==> flow/design.v <==
`timescale 1ns / 1ps
module srl_oneshot(
		input clk250_i,
		input rst_i,
		input trig_i,
		output scal_o
    );
	parameter ONESHOT_LENGTH = 16;
	reg flag;
	reg [15:0] delay_line;
	always @(posedge clk250_i) begin
		if (rst_i) begin
			flag <= 0;
			delay_line <= {16{1'b0}};
		end else begin
			if (trig_i) flag <= 1;
			else if (delay_line[ONESHOT_LENGTH-1]) flag <= 0;
			delay_line <= {delay_line[14:0],trig_i};
		end
	end
	assign scal_o = flag;
endmodule
`timescale 1ns / 1ps
module srl_oneshot_with_ref(
		input clk250_i,
		input rst_i,
		input pulse_i,
		input trig_i,
		output mon_scal_o,
		output scal_o
    );
	parameter ONESHOT_LENGTH = 16;
	reg [1:0] mon_flag_reg;
	reg mon_flag;
	reg flag;
	reg [15:0] delay_line;
	reg [15:0] mon_delay_line;
	always @(posedge clk250_i) begin
		if (rst_i) begin
			mon_flag_reg <= 2'b00;
			mon_flag <= 0;
			mon_delay_line <= {16{1'b0}};
			flag <= 0;
			delay_line <= {16{1'b0}};
		end else begin
			mon_flag_reg <= {mon_flag_reg[0],flag & pulse_i};
			if (mon_flag_reg[0] && !mon_flag_reg[1]) mon_flag <= 1;
			else if (mon_delay_line[ONESHOT_LENGTH-1]) mon_flag <= 0;
			mon_delay_line <= {mon_delay_line[14:0],mon_flag_reg[0] && !mon_flag_reg[1]};
			if (trig_i) flag <= 1;
			else if (delay_line[ONESHOT_LENGTH-1]) flag <= 0;
			delay_line <= {delay_line[14:0],trig_i};
		end
	end
	assign scal_o = flag;
	assign mon_scal_o = mon_flag;
endmodule
`timescale 1ns / 1ps
module ANITA3_trigger_holdoff(
		input clk250_i,
		input rst_i,
		input trig_i,
		output holdoff_o
    );
	reg holdoff_div_2;
	reg [3:0] holdoff_counter;
	wire [4:0] holdoff_counter_plus_one = holdoff_counter + 1;
	reg trigger_holdoff;
	reg clear_holdoff;
	always @(posedge clk250_i) begin
		if (rst_i) begin
			trigger_holdoff <= 0;
			holdoff_div_2 <= 0;
			holdoff_counter <= {4{1'b0}};
			clear_holdoff <= 0;
		end else begin
			if (clear_holdoff) trigger_holdoff <= 0;
			else if (trig_i) trigger_holdoff <= 1;
			if (!trigger_holdoff) holdoff_div_2 <= 0;
			else holdoff_div_2 <= ~holdoff_div_2;
			if (!trigger_holdoff) holdoff_counter <= {4{1'b0}};
			else if (holdoff_div_2) holdoff_counter <= holdoff_counter_plus_one;
			clear_holdoff <= holdoff_counter_plus_one[4];
		end
	end
	assign holdoff_o = trigger_holdoff;
endmodule
`timescale 1ns / 1ps
module ANITA3_simple_trigger_map(
		clk250_i,
		rst_i,
		L1_i,
		mask_i,
		V_pol_phi_o,
		H_pol_phi_o
    );
	parameter NUM_SURFS = 12;
	parameter NUM_TRIG = 4;
	parameter NUM_PHI = 16;
	input clk250_i;
	input rst_i;
	input [NUM_SURFS*NUM_TRIG-1:0] L1_i;
	input [2*NUM_PHI-1:0] mask_i;
	output [NUM_PHI-1:0] V_pol_phi_o;
	output [NUM_PHI-1:0] H_pol_phi_o;
	wire [NUM_PHI-1:0] V_pol_phi_in;
	wire [NUM_PHI-1:0] H_pol_phi_in;
	wire [NUM_TRIG-1:0] SURF_L1[NUM_SURFS-1:0];
	generate
		genvar s;
		for (s=0;s<NUM_SURFS;s=s+1) begin : SL
			assign SURF_L1[s] = L1_i[4*s +: 4];
		end
	endgenerate
	wire [NUM_PHI-1:0] V_pol_mask = mask_i[0 +: NUM_PHI];
	wire [NUM_PHI-1:0] H_pol_mask = mask_i[NUM_PHI +: NUM_PHI];
	reg [NUM_PHI-1:0] V_pol_phi_reg;
	reg [NUM_PHI-1:0] H_pol_phi_reg;
	reg [NUM_PHI-1:0] V_pol_phi_pipe;
	reg [NUM_PHI-1:0] H_pol_phi_pipe;
	assign V_pol_phi_in[0] = SURF_L1[2][0];
	assign V_pol_phi_in[4] = SURF_L1[2][1];
	assign H_pol_phi_in[0] = SURF_L1[2][2];
	assign H_pol_phi_in[4] = SURF_L1[2][3];
	assign V_pol_phi_in[2] = SURF_L1[3][0];
	assign V_pol_phi_in[6] = SURF_L1[3][1];
	assign H_pol_phi_in[2] = SURF_L1[3][2];
	assign H_pol_phi_in[6] = SURF_L1[3][3];
	assign V_pol_phi_in[1] = SURF_L1[4][0];
	assign V_pol_phi_in[5] = SURF_L1[4][1];
	assign H_pol_phi_in[1] = SURF_L1[4][2];
	assign H_pol_phi_in[5] = SURF_L1[4][3];
	assign V_pol_phi_in[3] = SURF_L1[5][0];
	assign V_pol_phi_in[7] = SURF_L1[5][1];
	assign H_pol_phi_in[3] = SURF_L1[5][2];
	assign H_pol_phi_in[7] = SURF_L1[5][3];
	assign V_pol_phi_in[15] = SURF_L1[6][0];
	assign V_pol_phi_in[11] = SURF_L1[6][1];
	assign H_pol_phi_in[15] = SURF_L1[6][2];
	assign H_pol_phi_in[11] = SURF_L1[6][3];
	assign V_pol_phi_in[13] = SURF_L1[7][0];
	assign V_pol_phi_in[9] = SURF_L1[7][1];
	assign H_pol_phi_in[13] = SURF_L1[7][2];
	assign H_pol_phi_in[9] = SURF_L1[7][3];
	assign V_pol_phi_in[14] = SURF_L1[8][0];
	assign V_pol_phi_in[10] = SURF_L1[8][1];
	assign H_pol_phi_in[14] = SURF_L1[8][2];
	assign H_pol_phi_in[10] = SURF_L1[8][3];
	assign V_pol_phi_in[12] = SURF_L1[9][0];
	assign V_pol_phi_in[8] = SURF_L1[9][1];
	assign H_pol_phi_in[12] = SURF_L1[9][2];
	assign H_pol_phi_in[8] = SURF_L1[9][3];
	generate
		genvar j;
		for (j=0;j<NUM_PHI;j=j+1) begin : PHI
			always @(posedge clk250_i) begin : IFF
				if (rst_i) V_pol_phi_reg[j] <= 0;
				else if (V_pol_mask[j]) V_pol_phi_reg[j] <= 0;
				else V_pol_phi_reg[j] <= V_pol_phi_in[j];
				if (rst_i) H_pol_phi_reg[j] <= 0;
				else if (H_pol_mask[j]) H_pol_phi_reg[j] <= 0;
				else H_pol_phi_reg[j] <= H_pol_phi_in[j];
			end
		end
	endgenerate
	always @(posedge clk250_i) begin
		if (rst_i) begin
			V_pol_phi_pipe <= {NUM_PHI{1'b0}};
			H_pol_phi_pipe <= {NUM_PHI{1'b0}};
		end else begin
			V_pol_phi_pipe <= V_pol_phi_reg;
			H_pol_phi_pipe <= H_pol_phi_reg;
		end
	end
	assign V_pol_phi_o = V_pol_phi_pipe;
	assign H_pol_phi_o = H_pol_phi_pipe;
endmodule
`timescale 1ns / 1ps
module ANITA3_simple_trigger( clk250_i,
										rst_i,
										L1_i,
										trig_o,
										scal_o,
										scal_L1_o,
										disable_i,
										refpulse_i,
										mon_scal_o,
										ant_mask_i,
										phi_mask_i,
										phi_o,
										count_o
										);
   parameter NUM_SURFS = 12;
   parameter NUM_TRIG = 4;
   parameter NUM_HOLD = 4;   
	parameter NUM_PHI = 16;
   input clk250_i;
	input rst_i;
   input [NUM_SURFS*NUM_TRIG-1:0] L1_i;
	input [2*NUM_PHI-1:0] ant_mask_i;
	input [2*NUM_PHI-1:0] phi_mask_i;
   output 			  trig_o;
	output [2*NUM_PHI-1:0] phi_o;
	output [2*NUM_PHI-1:0] scal_o;
	output [2*NUM_PHI-1:0] scal_L1_o;
	input refpulse_i;
	output [2*NUM_PHI-1:0] mon_scal_o;
	output [7:0] count_o;
	input disable_i;
	wire [NUM_PHI-1:0] V_pol_phi;
	wire [NUM_PHI-1:0] H_pol_phi;
	ANITA3_simple_trigger_map u_map(.clk250_i(clk250_i),
											  .rst_i(rst_i),
											  .mask_i(ant_mask_i),
											  .L1_i(L1_i),
											  .V_pol_phi_o(V_pol_phi),
											  .H_pol_phi_o(H_pol_phi));
	reg [NUM_PHI-1:0] V_pol_trig;
	reg [NUM_PHI-1:0] H_pol_trig;
	reg [NUM_PHI-1:0] V_pol_phi_del;
	reg [NUM_PHI-1:0] H_pol_phi_del;
	reg [NUM_PHI-1:0] V_pol_hold;
	reg [NUM_PHI-1:0] H_pol_hold;
	reg [NUM_PHI-1:0] V_pol_pat;
	reg [NUM_PHI-1:0] H_pol_pat;	
	reg H_rf_trigger;
	reg V_rf_trigger;
	reg rf_trigger;
	reg [1:0] raw_rf_trigger;
	wire trigger_holdoff;
	reg [7:0] raw_rf_count;
	reg rf_count_flag;
	reg [7:0] rf_count;	
	reg trig_disable;
	generate
		genvar i;
		for (i=0;i<NUM_PHI;i=i+1) begin : RF_TRIG
			srl_oneshot l1v_scaler(.clk250_i(clk250_i),.rst_i(rst_i),.trig_i(V_pol_phi[i]), 
													.scal_o(scal_L1_o[i]));
			srl_oneshot l1h_scaler(.clk250_i(clk250_i),.rst_i(rst_i),.trig_i(H_pol_phi[i]), 
													.scal_o(scal_L1_o[NUM_PHI+i]));
			srl_oneshot_with_ref v_scaler(.clk250_i(clk250_i),.rst_i(rst_i),.trig_i(V_pol_trig[i]),.pulse_i(refpulse_i), 
													.scal_o(scal_o[i]), .mon_scal_o(mon_scal_o[i]));
			srl_oneshot_with_ref h_scaler(.clk250_i(clk250_i),.rst_i(rst_i),.trig_i(H_pol_trig[i]),.pulse_i(refpulse_i), 
													.scal_o(scal_o[NUM_PHI+i]), .mon_scal_o(mon_scal_o[NUM_PHI+i]));
			always @(posedge clk250_i) begin
				if (rst_i) begin
					V_pol_trig[i] <= 1'b0;
					H_pol_trig[i] <= 1'b0;
				end else begin
				V_pol_trig[i] <= ((V_pol_phi[i]) && (V_pol_phi[(i+1)%NUM_PHI])) && !phi_mask_i[i];  
				H_pol_trig[i] <= ((H_pol_phi[i]) && (H_pol_phi[(i+1)%NUM_PHI])) && !phi_mask_i[NUM_PHI+i];	
				end
				end
		end
	endgenerate
	always @(posedge clk250_i) begin
		if (rst_i) begin
			trig_disable <= 0;
			V_pol_phi_del <= {NUM_PHI{1'b0}};
			H_pol_phi_del <= {NUM_PHI{1'b0}};
			H_pol_hold <= {NUM_PHI{1'b0}};
			V_pol_hold <= {NUM_PHI{1'b0}};
			H_pol_pat <= {NUM_PHI{1'b0}};
			V_pol_pat <= {NUM_PHI{1'b0}};
			H_rf_trigger <= 0;
			V_rf_trigger <= 0;
			rf_trigger <= 0;
			raw_rf_trigger <= {2{1'b0}};
			rf_count_flag <= 0;
			raw_rf_count <= {8{1'b0}};
			rf_count <= {8{1'b0}};
		end else begin
		trig_disable <= disable_i;
		V_pol_phi_del <= V_pol_phi;
		H_pol_phi_del <= H_pol_phi;
		H_pol_hold <= H_pol_phi_del;
		V_pol_hold <= V_pol_phi_del;
		if ((H_rf_trigger || V_rf_trigger) && !trigger_holdoff) H_pol_pat <= H_pol_hold;
		if ((H_rf_trigger || V_rf_trigger) && !trigger_holdoff) V_pol_pat <= V_pol_hold;		
		H_rf_trigger <= |H_pol_trig;
		V_rf_trigger <= |V_pol_trig;
		rf_trigger <= (H_rf_trigger | V_rf_trigger) && !trigger_holdoff && !trig_disable;
		raw_rf_trigger <= {raw_rf_trigger[0],(H_rf_trigger | V_rf_trigger)};
		rf_count_flag <= (raw_rf_trigger[0] && !raw_rf_trigger[1]);
		if (rf_count_flag) raw_rf_count <= raw_rf_count + 1;
		if (rf_count_flag && trigger_holdoff) rf_count <= raw_rf_count;
			end
	end
	ANITA3_trigger_holdoff u_rf_holdoff(.clk250_i(clk250_i),
													.rst_i(rst_i),
													.trig_i(V_rf_trigger | H_rf_trigger),
													.holdoff_o(trigger_holdoff));
	assign trig_o = rf_trigger;
	assign phi_o = {H_pol_pat,V_pol_pat};
	assign count_o = rf_count;
endmodule
# == Step by step through the tools: ANITA3_simple_trigger ==
# Tool output for the design above, in the order of the flow.
# Line numbers count from 1 in the design file above.
# Operators carry their Yosys type and port widths (W data, S select, Z words).
# A cell with -- has no value.
# setup
top,ANITA3_simple_trigger
clock,clk250_i
library,sky130hd
lib_corner,tt_025C_1v80

# == After elaboration ==
# Counts by Yosys on the flattened word-level netlist (proc, flatten, opt, wreduce; memories kept). Register bits leave out memories and registers merged into their read ports (data or address). Print and check cells are left out. Cells with the same type and inputs are merged into one.
# word_totals
elab_cells,838
input_bits,116
reg_bits,1918
out_inout_bits,137
# op_classes
n_mux,192
bitwise,35
n_addsub,2
n_reduce_logical,301
# ops
operator,count
$reduce_bool A2 Y1,96
$mux W1,192
$logic_and A1 B1 Y1,101
$reduce_or A2 Y1,34
$logic_not A1 Y1,67
$and A1 B1 Y1,32
$reduce_or A16 Y1,2
$add A8 B1 Y8 const B,1
$add A4 B1 Y5 const B,1
$not A1 Y1,2
$or A1 B1 Y1,1
$logic_or A1 B1 Y1,1

# == Logic depth ==
# Longest topological path by Yosys (ltp), each cell counted once; first at word level (registers and memories cut), then after technology mapping (sequential cells cut; the memories' decode and read muxes count).
# depth
ltp_word,3
abc_area,0
mapped_depth,5
mapped_depth_nobuf,4

# == Mapped cells and area ==
# Yosys stat after the flow's synthesis: flattened, memories mapped to cells. It holds for the ABC_AREA given above (unset counts as 0); a run with the other value may have another netlist.
# by_type
cell_type,count,type_area_um2
sky130_fd_sc_hd__dfxtp_1,1854,3.71E+04
sky130_fd_sc_hd__nor2b_1,1100,6881.6
sky130_fd_sc_hd__and2b_1,504,3.78E+03
sky130_fd_sc_hd__buf_4,109,818.285
sky130_fd_sc_hd__a21oi_1,140,700.672
sky130_fd_sc_hd__clkbuf_1,144,540.518
sky130_fd_sc_hd__nand2b_1,65,406.64
sky130_fd_sc_hd__nand2_1,76,285.274
sky130_fd_sc_hd__nor2_1,75,281.52
sky130_fd_sc_hd__and3b_1,32,280.269
sky130_fd_sc_hd__inv_1,65,243.984
sky130_fd_sc_hd__nor3b_1,32,240.23
sky130_fd_sc_hd__and2_1,32,200.192
sky130_fd_sc_hd__buf_2,34,170.163
sky130_fd_sc_hd__buf_6,13,146.39
sky130_fd_sc_hd__nand3_1,10,50.048
sky130_fd_sc_hd__nor4_1,8,50.048
sky130_fd_sc_hd__xor2_1,5,43.792
# Not listed: further types 13, cells in them 24.
# synth_totals
buf_cells,301
ffs,1854
yosys_area_um2,52421.5
seqArea_um2,37115.6
mapped_cells,4322
# The figures by module come from a second, unflattened synthesis with its own total; it is not the netlist above.
# unflattened
hier_cells,4338
area_unflattened_um2,53975.5
# Rows give one instance, submodules left out.
# modules
module,n_cells,seq_area_um2,n_inst,area_um2
srl_oneshot_with_ref,80,720.7,32,999.7
srl_oneshot,37,340.3,32,473.0
ANITA3_simple_trigger,434,3022.9,1,4633.2
ANITA3_simple_trigger_map,135,1281.2,1,1948.1
ANITA3_trigger_holdoff,25,140.1,1,269.0

# == Path before layout ==
# Path of least setup slack by OpenSTA after synthesis, without wires, with an ideal clock, recovery checks aside; 20% of the period is set as input and as output delay. Where synthesis merged equal registers, the netlist keeps one of their names.
# synth_timing
path_type,input to register
startpoint,input rst_i
endpoint,register RF_TRIG[2].l1h_scaler.delay_line[10]
path_slack_ns,2.405
t_arrival_ns,1.481
required_ns,3.886
t_first_pin_ns,0.800
setup_time_ns,0.114
path_buffers,2
in_delay_ns,0.800
tclk_ns,4.0
path_stages,3
path_delay_ns,0.795
period_less_setup_slack_ns,1.595
# "path_delay_ns" is the arrival time less input delay plus setup time.
# "path_stages" counts driving pins, that of a launching flip-flop among them; a cell with two outputs on the path counts twice.
# "period_less_setup_slack_ns" is the clock period less the worst setup slack; recovery checks do not enter. This is arithmetic on one report: input and output delays are still those of the set period (20% each).
# synth_between
path_cell_list,sky130_fd_sc_hd__clkbuf_1 sky130_fd_sc_hd__clkbuf_1 sky130_fd_sc_hd__and2b_1
elab_chain_len,0
cone_cells,0
lines_between,0
# synth_lines
element,line,text
"start, declared",198,input rst_i;
"end, assigned",14,delay_line <= {16{1'b0}};
"end, assigned",18,"delay_line <= {delay_line[14:0],trig_i};"
"end, declared",10,reg [15:0] delay_line;

# == Timing after layout ==
# Path of least setup slack in the final report of run A (OpenROAD, finished layout, wires in). Where an end is a register, its clock arrival counts in the times.
# layout_timing
path_type,register to output
startpoint,register RF_TRIG[2].v_scaler.flag
endpoint,output scal_o[2]
t_arrival_ns,1.50
t_first_pin_ns,0.77
tclk_ns,2.68
path_stages,2
path_slack_ns,0.65
required_ns,2.14
path_buffers,1
out_delay_ns,0.54
# A register here has more assigning lines than the two given.
# layout_between
path_cell_list,sky130_fd_sc_hd__dfxtp_1 sky130_fd_sc_hd__dlygate4sd2_1
elab_chain_len,0
cone_cells,0
lines_between,0
# layout_lines
element,line,text
"start, declared",35,reg flag;
"start, assigned",43,flag <= 0;
"start, assigned",50,if (trig_i) flag <= 1;
"end, declared",204,output [2*NUM_PHI-1:0] scal_o;

# Flow runs of ANITA3_simple_trigger

Settings and measured results of 4 stored flow runs for module ANITA3_simple_trigger (sky130hd), not sorted in any way. The constraints put input and output delay at 20% of the set period each and load the outputs with 0.01 pF.
By "final_power_w" is meant OpenSTA's value without simulated activity: inputs other than the clock are taken to toggle once in ten clock periods, and the tool carries that through the logic.

Run A, flow files:
==> flow/run.sh <==
#!/bin/bash
# the make line also repeats the synthesis and layout settings of config.mk as NAME=value (left out here)
make -C /OpenROAD-flow-scripts/flow DESIGN_CONFIG=/design/flow/config.mk WORK_HOME=/design/flow/orfs CLKGATE_MAP_FILE= finish
==> flow/config.mk <==
export PLATFORM = sky130hd
export DESIGN_NAME = ANITA3_simple_trigger
export DESIGN_NICKNAME = ANITA3_simple_trigger
export VERILOG_FILES = /design/flow/design.v
export SDC_FILE = /design/flow/constraint.sdc
export NUM_CORES = 4
export LEC_CHECK = 0
export CAP_MARGIN = 20
export CORE_MARGIN = 2
export CORE_UTILIZATION = 40
export SETUP_SLACK_MARGIN = 0.52
export SLEW_MARGIN = 20
==> flow/constraint.sdc <==
create_clock -name core_clock -period 2.68 [get_ports {clk250_i}]
set_input_delay 0.5360 -clock core_clock [delete_from_list [all_inputs] [get_ports {clk250_i}]]
set_output_delay 0.5360 -clock core_clock [all_outputs]
set_load 0.01 [all_outputs]

==> results of run A, as CSV <==
result,value
post_route_util_pct,47.8
worstSetupSlack_ns,0.645
layout_stdcell_area_um2,62063.3
final_power_w,0.055002
synth_chip_area_um2,52421.5
final_die_area_um2,133967.0

Run B, flow files:
==> flow/run.sh <==
#!/bin/bash
# the make line also repeats the synthesis and layout settings of config.mk as NAME=value (left out here)
make -C /OpenROAD-flow-scripts/flow DESIGN_CONFIG=/design/flow/config.mk WORK_HOME=/design/flow/orfs CLKGATE_MAP_FILE= finish
==> flow/config.mk <==
export PLATFORM = sky130hd
export DESIGN_NAME = ANITA3_simple_trigger
export DESIGN_NICKNAME = ANITA3_simple_trigger
export VERILOG_FILES = /design/flow/design.v
export SDC_FILE = /design/flow/constraint.sdc
export NUM_CORES = 4
export LEC_CHECK = 0
export CAP_MARGIN = 35
export CELL_PAD_IN_SITES_DETAIL_PLACEMENT = 2
export CORE_MARGIN = 8
export CORE_UTILIZATION = 70
export CTS_CLUSTER_SIZE = 16
export GPL_ROUTABILITY_DRIVEN = 0
export MAX_ROUTING_LAYER = met5
export PLACE_DENSITY_LB_ADDON = 0.18
export SLEW_MARGIN = 10
export TNS_END_PERCENT = 25
==> flow/constraint.sdc <==
create_clock -name core_clock -period 4.53 [get_ports {clk250_i}]
set_input_delay 0.9060 -clock core_clock [delete_from_list [all_inputs] [get_ports {clk250_i}]]
set_output_delay 0.9060 -clock core_clock [all_outputs]
set_load 0.01 [all_outputs]

Run B: incomplete, placement halted on a tool error

Run C, flow files:
==> flow/run.sh <==
#!/bin/bash
# the make line also repeats the synthesis and layout settings of config.mk as NAME=value (left out here)
make -C /OpenROAD-flow-scripts/flow DESIGN_CONFIG=/design/flow/config.mk WORK_HOME=/design/flow/orfs CLKGATE_MAP_FILE= finish
==> flow/config.mk <==
export PLATFORM = sky130hd
export DESIGN_NAME = ANITA3_simple_trigger
export DESIGN_NICKNAME = ANITA3_simple_trigger
export VERILOG_FILES = /design/flow/design.v
export SDC_FILE = /design/flow/constraint.sdc
export NUM_CORES = 4
export LEC_CHECK = 0
export CAP_MARGIN = 20
export CORE_ASPECT_RATIO = 0.72
export CORE_MARGIN = 3
export CORE_UTILIZATION = 40
export CTS_CLUSTER_DIAMETER = 348
export GPL_ROUTABILITY_DRIVEN = 0
export MAX_ROUTING_LAYER = met4
export SLEW_MARGIN = 20
export TNS_END_PERCENT = 45
==> flow/constraint.sdc <==
create_clock -name core_clock -period 4.0 [get_ports {clk250_i}]
set_input_delay 0.8000 -clock core_clock [delete_from_list [all_inputs] [get_ports {clk250_i}]]
set_output_delay 0.8000 -clock core_clock [all_outputs]
set_load 0.01 [all_outputs]

==> results of run C, as CSV <==
result,value
post_route_util_pct,47.2
worstSetupSlack_ns,1.334
layout_stdcell_area_um2,61248.7
final_power_w,0.035177
synth_chip_area_um2,52421.5
final_die_area_um2,135493.0

Run D, flow files:
==> flow/run.sh <==
#!/bin/bash
# the make line also repeats the synthesis and layout settings of config.mk as NAME=value (left out here)
make -C /OpenROAD-flow-scripts/flow DESIGN_CONFIG=/design/flow/config.mk WORK_HOME=/design/flow/orfs CLKGATE_MAP_FILE= finish
==> flow/config.mk <==
export PLATFORM = sky130hd
export DESIGN_NAME = ANITA3_simple_trigger
export DESIGN_NICKNAME = ANITA3_simple_trigger
export VERILOG_FILES = /design/flow/design.v
export SDC_FILE = /design/flow/constraint.sdc
export NUM_CORES = 4
export LEC_CHECK = 0
export ABC_AREA = 1
export CAP_MARGIN = 20
export CELL_PAD_IN_SITES_GLOBAL_PLACEMENT = 2
export CORE_MARGIN = 3
export CORE_UTILIZATION = 67
export CTS_CLUSTER_SIZE = 46
export GPL_ROUTABILITY_DRIVEN = 1
export MIN_ROUTING_LAYER = met2
export PLACE_DENSITY_LB_ADDON = 0.14
export SLEW_MARGIN = 20
==> flow/constraint.sdc <==
create_clock -name core_clock -period 2.12 [get_ports {clk250_i}]
set_input_delay 0.4240 -clock core_clock [delete_from_list [all_inputs] [get_ports {clk250_i}]]
set_output_delay 0.4240 -clock core_clock [all_outputs]
set_load 0.01 [all_outputs]

Run D: incomplete, placement halted on FLW-0024
